==> flow/design.v <==
module finalproject(clk, rst, rows, LEDs, columns, signalout, ss1, ss2, ss3, ss4, ss5, ss6);
input [3:0] rows;  
input clk;  
input rst;  
output [9:0] LEDs;  
output [3:0] columns;  
output signalout;  
output [6:0] ss1, ss2, ss3, ss4, ss5, ss6;  
wire [31:0] countlow, counthigh;  
keypadwithtones kwt(.rows(rows), .clk(clk), .rst(rst), .LEDs(LEDs), .columns(columns), .countlow(countlow), .counthigh(counthigh));
rotatingdisplay rd(.clk(clk), .rst(rst), .ss1(ss1), .ss2(ss2), .ss3(ss3), .ss4(ss4), .ss5(ss5), .ss6(ss6));
toneprocessor tp(.clk(clk), .rst(rst), .countlow(countlow), .counthigh(counthigh), .signalout(signalout));
endmodule
module keypadwithtones(rows, clk, rst, LEDs, columns, countlow, counthigh);
input [3:0] rows; 
input clk;
input rst;
output [9:0] LEDs;
reg [9:0] LEDs;
output [3:0] columns;
reg [3:0] columns;
reg[2:0] progress, colprogress;   
reg [3:0] val1, val2;  
reg [15:0] button1, button2;  
reg [31:0] counter;  
output [31:0] countlow, counthigh;
reg [31:0] countlow, counthigh;
always @(posedge clk) begin  
if (rst) begin
LEDs = 10'b00_0000_0000;   
progress = 3'b000;  
colprogress = 3'b000;  
counter = 0;  
columns = 4'b1110;  
val1 = 4'b0000;
val2 = 4'b0000;
button1 = 16'h0000;
button2 = 16'h0000;
countlow = 1136;  
counthigh = 2272;
end else begin
case(progress) 
3'b000: begin  
case(columns)  
4'b1110: begin 
val1 = ~rows;  
button1 = val1;
columns = 4'b1101;  
end
4'b1101: begin
val1 = ~rows;  
button1 = button1 << 4;  
button1 = button1 + val1;  
columns = 4'b1011;  
end
4'b1011: begin 
val1 = ~rows;  
button1 = button1 << 4;  
button1 = button1 + val1;  
columns = 4'b0111;  
end
4'b0111: begin
val1 = ~rows;  
button1 = button1 << 4;  
button1 = button1 + val1;  
columns = 4'b1110;  
progress = 3'b001;  
end
endcase
end
3'b001: begin   
counter = counter + 1'b1;
if (counter >= 500) begin   
case(columns)  
4'b1110: begin
val2 = ~rows;
button2 = val2;
columns = 4'b1101;
end
4'b1101: begin
val2 = ~rows;
button2 = button2 << 4;
button2 = button2 + val2;
columns = 4'b1011;
end
4'b1011: begin
val2 = ~rows;
button2 = button2 << 4;
button2 = button2 + val2;
columns = 4'b0111;
end
4'b0111: begin
val2 = ~rows;
button2 = button2 << 4;
button2 = button2 + val2;
columns = 4'b1110;
counter = 0;
progress = 3'b010;
end
endcase
end
end
3'b010: begin   
if ((button1 == button2) && (button1 != 16'h0000)) begin  
case(button1)  
	16'h80: begin  
	countlow = 1136;
   counthigh = 2272;
	end
	16'h1: begin  
	LEDs = LEDs + 1'b1;
	countlow = 47755;
	counthigh = 95510;
	end
	16'h10: begin  
	LEDs = LEDs + 2'b10;
		countlow = 42565;
		counthigh = 85131;
	end
	16'h100: begin  
	LEDs = LEDs + 2'b11;
		countlow = 37921;
		counthigh = 75842;
	end
	16'h2: begin  
	LEDs = LEDs + 3'b100;
	countlow = 35803;
   counthigh = 71606;
	end
	16'h20: begin  
	LEDs = LEDs + 3'b101;
		countlow = 31888;
		counthigh = 63776;
	end
	16'h200: begin  
	LEDs = LEDs + 3'b110;
		countlow = 28409;
		counthigh = 56818;
	end
	16'h4: begin  
	LEDs = LEDs + 3'b111;
		countlow = 25390;
		counthigh = 50619;
	end
	16'h40: begin  
	LEDs = LEDs + 4'b1000;
		countlow = 23889;
		counthigh = 47778;
	end
	16'h400: begin  
	LEDs = LEDs + 4'b1001;
		countlow = 21282;
		counthigh = 42564;
	end
	16'h1000: begin  
	LEDs = LEDs + 4'b1010;
		countlow = 18960;
		counthigh = 37921;
	end
	16'h2000: begin  
	LEDs = LEDs + 4'b1011;
		countlow = 17896;
		counthigh = 35793;
	end
	16'h4000: begin  
	LEDs = LEDs + 4'b1100;
		countlow = 15943;
		counthigh = 31887;
	end
	16'h8000: begin  
	LEDs = LEDs + 4'b1101;
		countlow = 14204;
		counthigh = 28409;
	end
	16'h8: begin  
	LEDs = LEDs + 4'b1110;
		countlow = 12651;
		counthigh = 25303;
	end
	16'h800: begin  
	LEDs = LEDs + 4'b1111;
		countlow = 11944;
		counthigh = 23889;
	end
	endcase
progress = 3'b011;  
end else progress = 3'b000;  
end
3'b011: begin
counter = counter + 1'b1;
if (counter >= 5000) begin  
case(columns)  
4'b1110: begin
val2 = ~rows;
button2 = val2;
columns = 4'b1101;
end
4'b1101: begin
val2 = ~rows;
button2 = button2 << 4;
button2 = button2 + val2;
columns = 4'b1011;
end
4'b1011: begin
val2 = ~rows;
button2 = button2 << 4;
button2 = button2 + val2;
columns = 4'b0111;
end
4'b0111: begin
val2 = ~rows;
button2 = button2 << 4;
button2 = button2 + val2;
columns = 4'b1110;
counter = 0;
progress = 3'b100;
end
endcase
end
end
3'b100: begin
if (button2 == 16'h0000) begin  
progress = 3'b000;  
countlow = 1136;  
counthigh = 2272;
end else progress = 3'b011;  
end
endcase 
end
end
endmodule 
module toneprocessor(clk, rst, countlow, counthigh, signalout);
output signalout;
reg signalout;
input clk;
input rst;
input [31:0] countlow, counthigh;
reg [31:0] onesecond, mycounter;
reg [3:0] progress;
always@(posedge clk) begin
if (rst) begin
signalout=0;  
onesecond = 100000000;  
mycounter = 0;  
progress = 4'b0000;  
end else begin
case(progress)
default: begin              
			end
4'b0000: begin
	mycounter = mycounter + 1'b1;  
	if (mycounter < countlow) begin  
	signalout = 0;  
	end
	else begin
	progress = 4'b0001;  
	end
end
4'b0001: begin
	mycounter = mycounter + 1'b1;  
	if ((mycounter >= countlow) && (mycounter < counthigh)) begin 
	signalout = 1;  
	end
	else begin
	progress = 4'b0010;  
	end
end
4'b0010: begin
	mycounter = mycounter + 1'b1;  
	if (mycounter >= counthigh) begin  
	signalout = 0;  
	mycounter = 0;  
	end
	else begin
	progress = 4'b0000;  
	end
end
endcase
end
end
endmodule 
module rotatingdisplay(clk, rst, ss1, ss2, ss3, ss4, ss5, ss6);
input clk;  
input rst;
output reg [6:0] ss1, ss2, ss3, ss4, ss5, ss6;  
reg [31:0] counter;  
reg [6:0] g,e,r1,r2,i,f1,o,x,f2,a,l1,l2,two1,zero1,two2,zero2,start;  
always @(posedge clk) begin  
if (rst) begin
counter = 0;
start = 7'b0000000;
ss1 = 7'hFF;
ss2 = 7'hFF;
ss3 = 7'hFF;
ss4 = 7'hFF;
ss5 = 7'hFF;
ss6 = 7'hFF;
g = 7'b0010000;
e = 7'b0000110;
r1 = 7'b1001110;
r2 = 7'b1001110;
i = 7'b1111001;
f1 = 7'b0001110;
o = 7'b1000000;
x = 7'b0001001;
f2 = 7'b0001110;
a = 7'b0001000;
l1 = 7'b1000111;
l2 = 7'b1000111;
two1 = 7'b0100100;
zero1 = 7'b1000000;
two2 = 7'b0100100;
zero2 = 7'b1000000;
end else begin
counter = counter + 1'b1;
if (counter >= 50000) begin  
counter = 0;  
ss6 = ss5;
ss5 = ss4;
ss4 = ss3;
ss3 = ss2;
ss2 = ss1;
ss1 = g;  
start = g;
g = e;
e = r1;
r1 = r2;
r2 = i;
i = f1;
f1 = o;
o = x;
x = f2;
f2 = a;
a = l1;
l1 = l2;
l2 = two1;
two1 = zero1;
zero1 = two2;
two2 = zero2;
zero2 = start;
end
end
end
endmodule
======== Reports on finalproject ========
What the tools print for finalproject, step after step.
Line numbers count from 1 in the design file above.
Operators: Yosys type, input widths -> output width; for muxes data width and select width s.
Cell names lack the library's common part.
The mark - stands for no value.
design
  design top .............................. finalproject
  clock input ............................. clk
  standard-cell library ................... sky130hd
  library corner .......................... tt_025C_1v80

======== Word-level counts ========
Yosys after proc, flatten, opt, wreduce and memory -nomap, before mapping. Memory bits, and registers merged into a memory's read port (data or address), are not among the register bits. Print and check cells are not counted.
cells by class
  add/sub/neg operators ................... 20
  order comparisons ....................... 7
  eq/ne operators ......................... 41
  multiplexer cells ....................... 40
  bitwise logic cells ..................... 1
  reductions and logical operators ........ 25
operator list
  cell                   number
  $pmux 32 s16           2
  $pmux 32 s2            4
  $mux 32                8
  $pmux 10 s15           1
  $add 32x1->32 const B  3
  $pmux 16 s2            3
  $add 10x4->10 const B  8
  $ge 32x32->1           2
  $lt 32x32->1           2
  $add 10x3->10 const B  4
  $add 16x4->16          2
  $ge 32x13->1 const B   1
  $ge 32x16->1 const B   1
  $ge 32x9->1 const B    1
  $mux 16                2
  $pmux 4 s3             2
  $add 10x2->10 const B  2
  $ne 2x1->1 const B     10
  $mux 4                 5
  $ne 17x1->1 const B    1
  $eq 16x1->1 const B    1
  $eq 16x10->1 const B   1
  $eq 16x11->1 const B   1
  $eq 16x12->1 const B   1
  $eq 16x13->1 const B   1
  $eq 16x14->1 const B   1
  $eq 16x15->1 const B   1
  $eq 16x16->1           1
Not listed: further kinds 40, cells in them 62.
word-level totals
  flip-flop bits (word level) ............. 368
  input bits .............................. 6
  word-level cells ........................ 168

======== Depth ========
Longest topological path by Yosys (ltp), each cell counted once; first at word level (registers and memories cut), then after technology mapping (sequential cells cut; the memories' decode and read muxes count).
depth
  word-level depth ........................ 5
  ABC_AREA ................................ 0
  depth in mapped cells ................... 17

======== Netlist ========
Source: synth_stat.txt of the flow (Yosys; design flattened, memories mapped). It holds for the ABC_AREA given above (unset counts as 0); a run with the other value may have another netlist.
cell types
  cell      number  area in all (µm²)
  dfxtp_1   328     6.57E+03
  mux2i_1   108     1.08E+03
  nor2_1    234     878.342
  nand3_1   146     730.701
  nand2_1   192     720.691
  xnor2_1   66      578.054
  ha_1      45      563.04
  a21oi_1   100     500.48
  o21ai_0   82      410.394
  xor2_1    46      402.886
  clkbuf_1  99      371.606
  nand4_1   49      306.544
  nor3_1    57      285.274
  nor4_1    36      225.216
  inv_1     54      202.694
  a31oi_1   25      156.4
  and3_1    22      137.632
  a22oi_1   17      127.622
Other cell types: 63; their cells: 310.
synthesis totals
  mapped cells ............................ 2016
  chip area (Yosys) ....................... 16648.5 µm²
  sequential part of the area ............. 6566.3 µm²
  flip-flops .............................. 328
The figures by module come from a second, unflattened synthesis with its own total; it is not the netlist above.
unflattened totals
  cells (unflattened synthesis) ........... 2144
  area (unflattened synthesis) ............ 18207.5 µm²
Rows give one instance, submodules left out.
modules
  module           instances  cells  area (µm²)  sequential area (µm²)
  rotatingdisplay  1          739    7502.2      3703.6
  keypadwithtones  1          908    7035.5      2142.1
  toneprocessor    1          497    3669.8      720.7
  finalproject     1          0      0.0         0.0

======== Worst setup path after synthesis ========
Source: OpenSTA report_checks on the synthesized netlist (no wires, ideal clock, input and output delay 20% of the period each), path of least setup slack; recovery checks are left aside. Register names are those of the netlist, which keeps one name where synthesis merged equal registers.
timing path post-synthesis
  path kind ............................... register to register
  start ................................... register tp.mycounter[0]
  end ..................................... register tp.mycounter[21]
  period .................................. 10.0 ns
  setup time .............................. 0.074 ns
  time at the first pin ................... 0.000 ns
  arrival time ............................ 3.566 ns
  data required time ...................... 9.926 ns
  setup slack ............................. 6.359 ns
  path delay .............................. 3.640 ns
  driving pins on the path ................ 17
  path buffers ............................ 2
  synthesis period reached ................ 3.641 ns
"path delay" = arrival - input delay + setup time.
"driving pins on the path" counts driving pins, that of a launching flip-flop among them; a cell with two outputs on the path counts twice.
"synthesis period reached" is the clock period less the worst setup slack; recovery checks do not enter. This is arithmetic on one report: input and output delays are still those of the set period (20% each).
Between the ends stands the longest chain of elaborated cells between them, by number of cells; it is not shown to be the way that was timed. Of several equally long chains one is given.
Each line given opens the expression or statement behind the cell; cells for indexed reads and writes are added by Yosys, which also makes memories of some case tables.
At most two assigning lines are given for a register; there are more.
between the ends, post-synthesis
  path through ............................ dfxtp_1 > ha_1 > nand3_1 > or3_1 > clkbuf_1 > nor2_1 > xor2_1 > ha_1 > o21ai_0 > a21oi_1 > a221o_1 > nand2_1 > nand3_1 > o31ai_1 > clkbuf_1 > nand3_1 > a31oi_1
  length of the longest elaborated chain .. 4
  elaborated cells on any way between the ends .. 4
  classes of those cells .................. 1 x add/sub; 1 x compare; 2 x mux
RTL lines, path post-synthesis
  what             RTL line  source
  start, declared  238       reg [31:0] onesecond, mycounter;
  start, assigned  251       mycounter = mycounter + 1'b1;
  start, assigned  260       mycounter = mycounter + 1'b1;
  $add 32x1->32    269       mycounter = mycounter + 1'b1;
  $ge 32x32->1     270       if (mycounter >= counthigh) begin
  $mux 32          270
  $pmux 32 s2      247       case(progress)
  end, assigned    251
  end, assigned    260
  end, declared    238

======== Timing after layout ========
From the final timing report of entry A: the path of least setup slack in the routed layout; clock arrival at registers is part of the times.
timing path post-layout
  path kind ............................... register to register
  start ................................... register kwt.button1[9]
  end ..................................... register kwt.LEDs[9]
  period .................................. 4.49 ns
  setup time .............................. 0.16 ns
  time at the first pin ................... 0.56 ns
  arrival time ............................ 4.48 ns
  data required time ...................... 4.89 ns
  setup slack ............................. 0.41 ns
  driving pins on the path ................ 16
  path buffers ............................ 0
Between the ends stands the longest chain of elaborated cells between them, by number of cells; it is not shown to be the way that was timed. Of several equally long chains one is given.
At most two assigning lines are given for a register; there are more.
between the ends, post-layout
  path through ............................ dfxtp_1 > or4_4 > or3_1 > nor3_1 > nand3_1 > and3_1 > inv_1 > ha_1 > a21o_1 > a21oi_1 > o21ai_0 > nand2_1 > xor2_1 > o22ai_1 > a21oi_1 > a311oi_1
  length of the longest elaborated chain .. 3
  elaborated cells on any way between the ends .. 21
  RTL lines with such cells ............... 2
  classes of those cells .................. 16 x eq/ne; 1 x mux; 4 x reduce/logical
RTL lines, path post-layout
  what                RTL line  source
  start, declared     24        reg [15:0] button1, button2;
  start, assigned     47        button1 = val1;
  start, assigned     52        button1 = button1 << 4;
  $eq 16x1->1         105       case(button1)
  $reduce_bool 15->1  -
  $reduce_and 3->1    -
  end, assigned       111       LEDs = LEDs + 1'b1;
  end, assigned       116       LEDs = LEDs + 2'b10;
  end, declared       18        output [9:0] LEDs;

Appendix: measured runs

Settings and measured results of 3 stored flow runs for module finalproject (sky130hd), not sorted in any way. The constraints put input and output delay at 20% of the set period each and load the outputs with 0.01 pF.
"clock period reached" = clock period - worst setup slack. The figure is calculated, with input and output delays left at 20% of the set period.
"critical setup path time": the worst setup path's part of the clock period (all of it between registers, 20% less for each end at a port) less its slack. A launch clock that arrives late makes it longer, a capture clock that arrives late makes it shorter.
"total power of the final layout" rests on the timing tool's default activity at the inputs, not on a simulated workload.

======== entry A ========
==> flow/run.sh <==
#!/bin/bash
# the make line also repeats the synthesis and layout settings of config.mk as NAME=value (left out here)
make -C /OpenROAD-flow-scripts/flow DESIGN_CONFIG=/design/flow/config.mk WORK_HOME=/design/flow/orfs CLKGATE_MAP_FILE= finish
==> flow/config.mk <==
export PLATFORM = sky130hd
export DESIGN_NAME = finalproject
export DESIGN_NICKNAME = finalproject
export VERILOG_FILES = /design/flow/design.v
export SDC_FILE = /design/flow/constraint.sdc
export NUM_CORES = 4
export LEC_CHECK = 0
export CAP_MARGIN = 20
export CORE_MARGIN = 2
export CORE_UTILIZATION = 40
export SLEW_MARGIN = 20
==> flow/constraint.sdc <==
create_clock -name core_clock -period 4.49 [get_ports {clk}]
set_input_delay 0.8980 -clock core_clock [delete_from_list [all_inputs] [get_ports {clk}]]
set_output_delay 0.8980 -clock core_clock [all_outputs]
set_load 0.01 [all_outputs]

-------- measured, entry A --------
  smallest setup slack .................... 0.411 ns
  summed negative setup slack ............. 0.000 ns
  critical setup path time ................ 4.08 ns
  worst setup path type ................... register to register
  clock period reached .................... 4.079 ns
  total power of the final layout ......... 7362 µW
  utilization ............................. 46.4 %
  worst hold slack after layout ........... 0.456 ns
  cell area after synthesis ............... 16648.5 µm²
  die size ................................ 43268.2 µm²

======== entry B ========
==> flow/run.sh <==
#!/bin/bash
# the make line also repeats the synthesis and layout settings of config.mk as NAME=value (left out here)
make -C /OpenROAD-flow-scripts/flow DESIGN_CONFIG=/design/flow/config.mk WORK_HOME=/design/flow/orfs CLKGATE_MAP_FILE= finish
==> flow/config.mk <==
export PLATFORM = sky130hd
export DESIGN_NAME = finalproject
export DESIGN_NICKNAME = finalproject
export VERILOG_FILES = /design/flow/design.v
export SDC_FILE = /design/flow/constraint.sdc
export NUM_CORES = 4
export LEC_CHECK = 0
export CAP_MARGIN = 20
export CELL_PAD_IN_SITES_DETAIL_PLACEMENT = 2
export CELL_PAD_IN_SITES_GLOBAL_PLACEMENT = 1
export CORE_ASPECT_RATIO = 0.91
export CORE_MARGIN = 5
export CORE_UTILIZATION = 18
export CTS_CLUSTER_DIAMETER = 264
export CTS_CLUSTER_SIZE = 36
export GPL_ROUTABILITY_DRIVEN = 0
export GPL_TIMING_DRIVEN = 1
export HOLD_SLACK_MARGIN = 0.25
export MAX_ROUTING_LAYER = met4
export MIN_ROUTING_LAYER = met2
export PLACE_DENSITY_LB_ADDON = 0.1
export SLEW_MARGIN = 20
export TNS_END_PERCENT = 95
==> flow/constraint.sdc <==
create_clock -name core_clock -period 5.93 [get_ports {clk}]
set_input_delay 1.1860 -clock core_clock [delete_from_list [all_inputs] [get_ports {clk}]]
set_output_delay 1.1860 -clock core_clock [all_outputs]
set_load 0.01 [all_outputs]

-------- measured, entry B --------
  smallest setup slack .................... 1.330 ns
  summed negative setup slack ............. 0.000 ns
  critical setup path time ................ 4.60 ns
  worst setup path type ................... register to register
  clock period reached .................... 4.600 ns
  total power of the final layout ......... 4486 µW
  utilization ............................. 20.6 %
  worst hold slack after layout ........... 0.468 ns
  cell area after synthesis ............... 16648.5 µm²
  die size ................................ 98680.8 µm²

======== entry C ========
==> flow/run.sh <==
#!/bin/bash
# the make line also repeats the synthesis and layout settings of config.mk as NAME=value (left out here)
make -C /OpenROAD-flow-scripts/flow DESIGN_CONFIG=/design/flow/config.mk WORK_HOME=/design/flow/orfs CLKGATE_MAP_FILE= finish
==> flow/config.mk <==
export PLATFORM = sky130hd
export DESIGN_NAME = finalproject
export DESIGN_NICKNAME = finalproject
export VERILOG_FILES = /design/flow/design.v
export SDC_FILE = /design/flow/constraint.sdc
export NUM_CORES = 4
export LEC_CHECK = 0
export CAP_MARGIN = 20
export CORE_MARGIN = 2
export CORE_UTILIZATION = 20
export CTS_CLUSTER_SIZE = 25
export MAX_ROUTING_LAYER = met5
export MIN_ROUTING_LAYER = met2
export PLACE_DENSITY = 0.69
export SLEW_MARGIN = 20
==> flow/constraint.sdc <==
create_clock -name core_clock -period 5.36 [get_ports {clk}]
set_input_delay 1.0720 -clock core_clock [delete_from_list [all_inputs] [get_ports {clk}]]
set_output_delay 1.0720 -clock core_clock [all_outputs]
set_load 0.01 [all_outputs]

-------- measured, entry C --------
  smallest setup slack .................... 1.108 ns
  summed negative setup slack ............. 0.000 ns
  critical setup path time ................ 4.25 ns
  worst setup path type ................... register to register
  clock period reached .................... 4.252 ns
  total power of the final layout ......... 6441 µW
  utilization ............................. 23.9 %
  worst hold slack after layout ........... 0.447 ns
  cell area after synthesis ............... 16648.5 µm²
  die size ................................ 85565.0 µm²
